==> flow/design.v <==
`timescale 1ns / 1ps
module clock #(parameter start_time = 0, parameter end_time = 100)(
    input wire in,
    input wire rst,
    output reg out,
    output wire rise
);
    reg [31:0] counter;
    assign rise = (counter >= (end_time >> 1)) & ~out;
    always @(posedge in) begin
        if (rst) begin
            counter <= start_time;
            out <= 1'b0;
        end else begin
            counter <= (counter >= (end_time >> 1)) ? 1 : counter + 1;
            out <= (counter >= (end_time >> 1)) ? ~out : out;
        end
    end
endmodule
`timescale 1ns / 1ps
module stopwatch(clk, rst, btnS, btnR, sw, an, seg);
input clk;
input rst;
input btnS, btnR;
input [7:0] sw;
output reg [3:0] an;
output reg [7:0] seg;
reg [3:0] seg_value;
wire [3:0] seg3, seg2, seg1, seg0;
reg adj_sec;
reg adj;
reg digits_on;
wire one_hz_clk;
wire two_hz_clk;
wire segment_clk;
wire blink_clk;
wire debounce_clk;
wire one_hz_rise;
wire two_hz_rise;
wire segment_rise;
wire blink_rise;
wire debounce_rise;
reg [31:0] sec_counter;
reg [1:0] seg_index;
clock #(.start_time(0), .end_time(200)) my_one_hz_clk(.in(clk), .rst(rst), .out(one_hz_clk), .rise(one_hz_rise));
clock #(.start_time(0), .end_time(100)) my_two_hz_clk(.in(clk), .rst(rst), .out(two_hz_clk), .rise(two_hz_rise));
clock #(.start_time(0), .end_time(4)) my_segment_clk(.in(clk), .rst(rst), .out(segment_clk), .rise(segment_rise));
clock #(.start_time(0), .end_time(20)) my_blink_clk(.in(clk), .rst(rst), .out(blink_clk), .rise(blink_rise));
clock #(.start_time(0), .end_time(10)) my_debounce_clk(.in(clk), .rst(rst), .out(debounce_clk), .rise(debounce_rise));
wire [1:0] next_index = seg_index + 2'd1;
assign seg0 = (sec_counter % 60)  % 10;
assign seg1 = (sec_counter % 60)  / 10;
assign seg2 = (sec_counter / 60)  % 10;
assign seg3 = (sec_counter / 600) % 10;
always @(*) begin
    case (next_index)
        0: seg_value = (digits_on || ~sw[1]) ? seg0 : 10;
        1: seg_value = (digits_on || ~sw[1]) ? seg1 : 10;
        2: seg_value = (digits_on ||  sw[1]) ? seg2 : 10;
        default: seg_value = (digits_on ||  sw[1]) ? seg3 : 10;
    endcase
end
always @(posedge clk) begin
    if (rst) begin
        adj_sec   <= 1'b0;
        adj       <= 1'b0;
        seg_index <= 2'd0;
        an        <= 4'b1111;
        seg       <= 8'b11111111;
    end else if (segment_rise) begin
        adj_sec   <= sw[1];
        adj       <= sw[0];
        seg_index <= next_index;
        an        <= ~(4'b0001 << next_index);
        case (seg_value)
            0: seg <= ~8'b11111100;
            1: seg <= ~8'b01100000;
            2: seg <= ~8'b11011010;
            3: seg <= ~8'b11110010;
            4: seg <= ~8'b01100110;
            5: seg <= ~8'b10110110;
            6: seg <= ~8'b10111110;
            7: seg <= ~8'b11100000;
            8: seg <= ~8'b11111110;
            9: seg <= ~8'b11110110;
            default: seg <= 8'b11111111;
        endcase
    end
end
reg [1:0] reset_state;
reg [2:0] pause_state;
reg stop_tick;
reg has_ticked_once;
wire [1:0] reset_sample = {btnR, reset_state[1]};
wire [2:0] pause_sample = {pause_state[2] && btnS, btnS, pause_state[1]};
always @(posedge clk) begin
    if (rst) begin
        reset_state     <= 2'b00;
        pause_state     <= 3'b000;
        stop_tick       <= 1'b0;
        has_ticked_once <= 1'b0;
        sec_counter     <= 32'd0;
    end else if (debounce_rise) begin
        if (reset_sample == 2'b11) begin
            reset_state <= 2'b00;
            pause_state <= pause_sample;
            sec_counter <= 0;
        end else if (pause_sample == 3'b011) begin
            reset_state <= reset_sample;
            pause_state <= 3'b100;
            stop_tick   <= ~stop_tick;
        end else begin
            reset_state <= reset_sample;
            pause_state <= pause_sample;
            if (adj ? two_hz_clk : one_hz_clk) begin
                if (~has_ticked_once && ~stop_tick) begin
                    has_ticked_once <= 1'b1;
                    if (adj && ~adj_sec) begin
                        sec_counter <= (sec_counter / 60 >= 99)
                                  ? (sec_counter % 60)
                                  : (sec_counter + 60);
                    end else if (adj) begin
                        sec_counter <= (sec_counter / 60) * 60 + ((sec_counter + 1) % 60);
                    end else begin
                        sec_counter <= sec_counter + 1;
                    end
                end
            end else has_ticked_once <= 1'b0;
        end
    end
end
always @(posedge clk) begin
    if (rst)
        digits_on <= 1'b0;
    else if (blink_rise)
        digits_on <= (~adj || ~digits_on);
end
endmodule
From RTL to reports: stopwatch
The steps from the RTL of stopwatch to its reports follow in flow order.
Line numbers count from 1 in the design file above.
Operators carry their Yosys type and port widths (W data, S select, Z words).
Cell names lack the library's common part.
The mark n/a stands for no value.
- design top: stopwatch
- clock input: clk
- cell library: sky130hd
- timing corner: tt_025C_1v80

Elaborated design
Counts by Yosys on the flattened word-level netlist (proc, flatten, opt, wreduce; memories kept). Register bits leave out memories and registers merged into their read ports (data or address). Print and check cells are left out. Cells with the same type and inputs are merged into one.
Yosys's memory passes give these memory sizes; they may raise the number of words (mostly to a power of two), join words into wider ones and drop unused or constant bits.
- flip-flop bits (word level): 221
- noted memory bits (read-only): 112
- clocked read ports x word width: 7
- memories kept: 1
- noted output and inout port bits: 12
- noted word-level cells: 115
- noted $add $sub $neg: 9
- multipliers at 1
- noted div/mod/pow operators: 8
- magnitude comparators: 6
- equal/unequal tests at 6
- shift-type cells at 1
- multiplexer cells: 23
- bitwise gates (word level) at 17
- reductions and logical operators at 17
- memories (memory ; depth ; width ; rd ports ; wr ports ; line ; RTL):
    (name not given) ; 16 ; 7 ; 1 ; 0 ; 75 ; case (seg_value)
- operator list (kind ; number):
    $mod A32 B4 Y32 const B ; 3
    $mod A32 B6 Y32 const B ; 2
    $div A32 B10 Y32 const B ; 1
    $mux W32 ; 7
    $add A32 B1 Y32 const B ; 6
    $div A32 B6 Y32 const B ; 1
    $div A32 B4 Y32 const B ; 1
    $mul A32 B4 Y30 const B ; 1
    $ge A32 B7 Y1 const B ; 2
    $ge A32 B2 Y1 const B ; 1
    $ge A32 B3 Y1 const B ; 1
    $add A32 B32 Y32 ; 1
    $ge A32 B4 Y1 const B ; 1
    $add A32 B6 Y32 const B ; 1
    $ge A32 B6 Y1 const B ; 1
    $mux W4 ; 4
    $not A1 Y1 ; 13
    $pmux W4 S3 ; 1
    $reduce_or A2 Y1 ; 5
    $reduce_and A4 Y1 ; 2
    $mux W1 ; 8
    $mux W3 ; 2
    $shl A1 B2 Y4 const A ; 1
    $eq A2 B2 Y1 const B ; 2
    $reduce_bool A2 Y1 ; 2
    $not A4 Y4 ; 1
    $and A1 B1 Y1 ; 3
    $logic_and A1 B1 Y1 ; 3
Not listed: further kinds 9, cells in them 11.

Depth
Depth = most cells in a row (Yosys ltp): at word level without a register or memory, in the mapped netlist without a sequential cell, where the memories' decode and read muxes count.
- noted depth after elaboration: 9
- noted ABC_AREA: 0
- mapped depth: 111
- mapped depth without buffers at 103

Netlist
Source: synth_stat.txt of the flow (Yosys; design flattened, memories mapped). It holds for the ABC_AREA given above (unset counts as 0); a run with the other value may have another netlist.
The area totals of this step are shown rounded.
- cells by type (cell ; number ; total area (µm²)):
    dfxtp_1 ; 218 ; 4.36E+03
    xnor2_1 ; 207 ; 1.81E+03
    a21oi_1 ; 301 ; 1.51E+03
    nor2_1 ; 402 ; 1.51E+03
    o21ai_0 ; 276 ; 1.38E+03
    nand2_1 ; 352 ; 1.32E+03
    ha_1 ; 103 ; 1.29E+03
    fa_1 ; 52 ; 1.04E+03
    nor3_1 ; 157 ; 785.754
    inv_1 ; 169 ; 634.358
    mux2i_1 ; 61 ; 610.586
    nand3_1 ; 119 ; 595.571
    a211oi_1 ; 73 ; 548.026
    xor2_1 ; 60 ; 525.504
    clkbuf_1 ; 135 ; 506.736
    a21o_1 ; 66 ; 495.475
    nor4_1 ; 79 ; 494.224
    o211ai_1 ; 61 ; 457.939
Other cell types: 120; their cells: 1304.
- noted cell count: 4195
- noted cell area after synthesis: 30300 µm²
- noted flip-flops: 218
- buffers: 190
By module: a second synthesis without flattening, with its own total; a netlist apart from the flattened one above.
- cell total of the unflattened synthesis at 4263
- noted area (unflattened synthesis): 30830 µm²
Each row is one instance without its submodules.
- by module (module ; times used ; cells ; area (µm²) ; sequential area (µm²)):
    stopwatch ; 1 ; 3941 ; 26460 ; 1061
    clock ; 1 ; 73 ; 907.1 ; 660.6
    clock ; 1 ; 64 ; 884.6 ; 660.6
    clock ; 1 ; 68 ; 875.8 ; 660.6
    clock ; 1 ; 60 ; 853.3 ; 660.6
    clock ; 1 ; 57 ; 845.8 ; 660.6

Path before layout
OpenSTA on the mapped netlist: ideal clock, no wires. The path of least setup slack (recovery checks aside). Input and output delay are each 20% of the period. Register names are those of the netlist, which keeps one name where synthesis merged equal registers.
- path type: register -> register
- start: register sec_counter[3]
- end: register sec_counter[31]
- period at 30.0 ns
- library setup time: 0.128 ns
- time at the first pin at 0.000 ns
- noted data arrival time: 20.801 ns
- noted setup slack: 9.071 ns
- noted path delay: 20.929 ns
- noted driving pins on the path: 106
- buffers on the path at 6
- noted synthesis period reached: 20.929 ns
"path delay" = arrival - input delay + setup time.
"driving pins on the path" counts driving pins, that of a launching flip-flop among them; a cell with two outputs on the path counts twice.
"synthesis period reached" = period - worst setup slack (recovery checks aside). The figure is calculated, with input and output delays left at 20% of the set period.
Between the ends stands the longest chain of elaborated cells between them, by number of cells; it is not shown to be the way that was timed. Of several equally long chains one is given.
A line is the first line of the expression or statement that the cell stems from. Yosys adds cells for indexed reads and writes and turns some case tables into memories.
At most two assigning lines are given for a register; there are more.
- path through: dfxtp_1 -> clkbuf_1 -> inv_1 -> ha_1 -> nor4b_2 -> nand4_1 -> buf_2 -> nor4_2 -> o211ai_1 -> xnor2_1 -> clkbuf_1 -> nand4_1 -> nor3_1 -> nor2_1 -> maj3_1 -> o21ai_1 -> o21bai_1 -> a211o_1 -> [... 70 more ...] -> o21bai_1 -> a21o_1 -> a21o_1 -> a21oi_1 -> nor2b_1 -> o21a_1 -> o21a_1 -> o21a_1 -> o21ai_0 -> nand2b_1 -> a21oi_1 -> o21bai_1 -> a21oi_1 -> xnor2_1 -> a221oi_1 -> a211oi_1 -> a21oi_1 -> nor2_1
- noted length of the longest elaborated chain: 9
- RTL lines, path after synthesis (what ; line ; RTL):
    start: declaration ; 43 ; reg [31:0] sec_counter;
    start: assignment ; 119 ; sec_counter <= (sec_counter / 60 >= 99)
    start: assignment ; 123 ; sec_counter <= (sec_counter / 60) * 60 + ((sec_counter + 1) % 60);
    $div A32 B6 Y32 ; 123 ;
    $mul A32 B4 Y30 ; 123 ;
    $add A32 B32 Y32 ; 123 ;
    $mux W32 ; 122 ; end else if (adj) begin
    $mux W32 ; 118 ; if (adj && ~adj_sec) begin
    $mux W32 ; 116 ; if (~has_ticked_once && ~stop_tick) begin
    $mux W32 ; 115 ; if (adj ? two_hz_clk : one_hz_clk) begin
    $mux W32 ; 108 ; end else if (pause_sample == 3'b011) begin
    $mux W32 ; 104 ; if (reset_sample == 2'b11) begin
    end: assignment ; 119 ;
    end: assignment ; 123 ;
    end: declaration ; 43 ;

Worst path after layout
Path of least setup slack in the final report of flow run 1 (OpenROAD, finished layout, wires in). Where an end is a register, its clock arrival counts in the times.
- path type: register -> register
- start: register sec_counter[3]
- end: register sec_counter[31]
- period at 31.5 ns
- library setup time: 0.16 ns
- time at the first pin at 0.50 ns
- noted data arrival time: 25.23 ns
- noted setup slack: 6.60 ns
- noted driving pins on the path: 97
- buffers on the path at 7
Between the ends stands the longest chain of elaborated cells between them, by number of cells; it is not shown to be the way that was timed. Of several equally long chains one is given.
At most two assigning lines are given for a register; there are more.
- path through: dfxtp_1 -> clkbuf_2 -> inv_1 -> ha_1 -> nor4b_4 -> nand4_1 -> buf_2 -> nor3_1 -> a21oi_1 -> inv_2 -> or3_1 -> nand4_1 -> o311ai_0 -> o211ai_1 -> a41o_1 -> or3_1 -> and4_1 -> a31o_2 -> [... 61 more ...] -> o21bai_1 -> a21o_1 -> a21o_1 -> a21oi_1 -> nor2b_1 -> o21a_1 -> o21a_1 -> o21a_1 -> o21ai_0 -> nand2b_1 -> a21oi_1 -> o21bai_1 -> a21oi_1 -> xnor2_1 -> a221oi_1 -> a211oi_1 -> a21oi_1 -> nor2_1
- noted length of the longest elaborated chain: 9
- RTL lines, path post-layout (what ; line ; RTL):
    start: declaration ; 43 ; reg [31:0] sec_counter;
    start: assignment ; 119 ; sec_counter <= (sec_counter / 60 >= 99)
    start: assignment ; 123 ; sec_counter <= (sec_counter / 60) * 60 + ((sec_counter + 1) % 60);
    $div A32 B6 Y32 ; 123 ;
    $mul A32 B4 Y30 ; 123 ;
    $add A32 B32 Y32 ; 123 ;
    $mux W32 ; 122 ; end else if (adj) begin
    $mux W32 ; 118 ; if (adj && ~adj_sec) begin
    $mux W32 ; 116 ; if (~has_ticked_once && ~stop_tick) begin
    $mux W32 ; 115 ; if (adj ? two_hz_clk : one_hz_clk) begin
    $mux W32 ; 108 ; end else if (pause_sample == 3'b011) begin
    $mux W32 ; 104 ; if (reset_sample == 2'b11) begin
    end: assignment ; 119 ;
    end: assignment ; 123 ;
    end: declaration ; 43 ;

Below are 2 stored runs of the flow (Yosys, OpenROAD; platform sky130hd) on stopwatch, each with its settings and what was measured, unordered. Constraints: input delay and output delay 20% of the set period each, output load 0.01 pF.
By "period reached" is meant the clock period of the run minus its worst setup slack. This is arithmetic on one report: input and output delays are still those of the set period (20% each).
The results are shown rounded.

Flow run 1

==> flow/run.sh <==
#!/bin/bash
# the make line also repeats the synthesis and layout settings of config.mk as NAME=value (left out here)
make -C /OpenROAD-flow-scripts/flow DESIGN_CONFIG=/design/flow/config.mk WORK_HOME=/design/flow/orfs CLKGATE_MAP_FILE= finish
==> flow/config.mk <==
export PLATFORM = sky130hd
export DESIGN_NAME = stopwatch
export DESIGN_NICKNAME = stopwatch
export VERILOG_FILES = /design/flow/design.v
export SDC_FILE = /design/flow/constraint.sdc
export NUM_CORES = 4
export LEC_CHECK = 0
export ABC_AREA = 0
export CAP_MARGIN = 30
export CELL_PAD_IN_SITES_DETAIL_PLACEMENT = 0
export CORE_MARGIN = 2
export CORE_UTILIZATION = 54
export CTS_CLUSTER_DIAMETER = 276
export CTS_CLUSTER_SIZE = 14
export GPL_TIMING_DRIVEN = 0
export PLACE_DENSITY_LB_ADDON = 0.19
export SETUP_SLACK_MARGIN = 5.0
export SLEW_MARGIN = 5
export TNS_END_PERCENT = 85
==> flow/constraint.sdc <==
create_clock -name core_clock -period 31.5 [get_ports {clk}]
set_input_delay 6.3000 -clock core_clock [delete_from_list [all_inputs] [get_ports {clk}]]
set_output_delay 6.3000 -clock core_clock [all_outputs]
set_load 0.01 [all_outputs]

Measured in flow run 1:
- noted the worst-case hold slack: 0.463 ns
- final design utilization: 59.3 %
- noted the sum of negative setup slack: 0.000 ns
- period reached: 24.898 ns
- noted the setup slack of the worst path: 6.602 ns
- area of the synthesized netlist: 30300 µm²
- overall die area at 58020 µm²

Flow run 2

==> flow/run.sh <==
#!/bin/bash
# the make line also repeats the synthesis and layout settings of config.mk as NAME=value (left out here)
make -C /OpenROAD-flow-scripts/flow DESIGN_CONFIG=/design/flow/config.mk WORK_HOME=/design/flow/orfs CLKGATE_MAP_FILE= finish
==> flow/config.mk <==
export PLATFORM = sky130hd
export DESIGN_NAME = stopwatch
export DESIGN_NICKNAME = stopwatch
export VERILOG_FILES = /design/flow/design.v
export SDC_FILE = /design/flow/constraint.sdc
export NUM_CORES = 4
export LEC_CHECK = 0
export ABC_AREA = 1
export CAP_MARGIN = 30
export CELL_PAD_IN_SITES_DETAIL_PLACEMENT = 2
export CORE_MARGIN = 5
export CORE_UTILIZATION = 40
export MAX_ROUTING_LAYER = met4
export SETUP_SLACK_MARGIN = -1.21
export SLEW_MARGIN = 20
export TNS_END_PERCENT = 60
==> flow/constraint.sdc <==
create_clock -name core_clock -period 23.0 [get_ports {clk}]
set_input_delay 4.6000 -clock core_clock [delete_from_list [all_inputs] [get_ports {clk}]]
set_output_delay 4.6000 -clock core_clock [all_outputs]
set_load 0.01 [all_outputs]

Flow run 2: did not finish, routing stopped with GRT-0116.
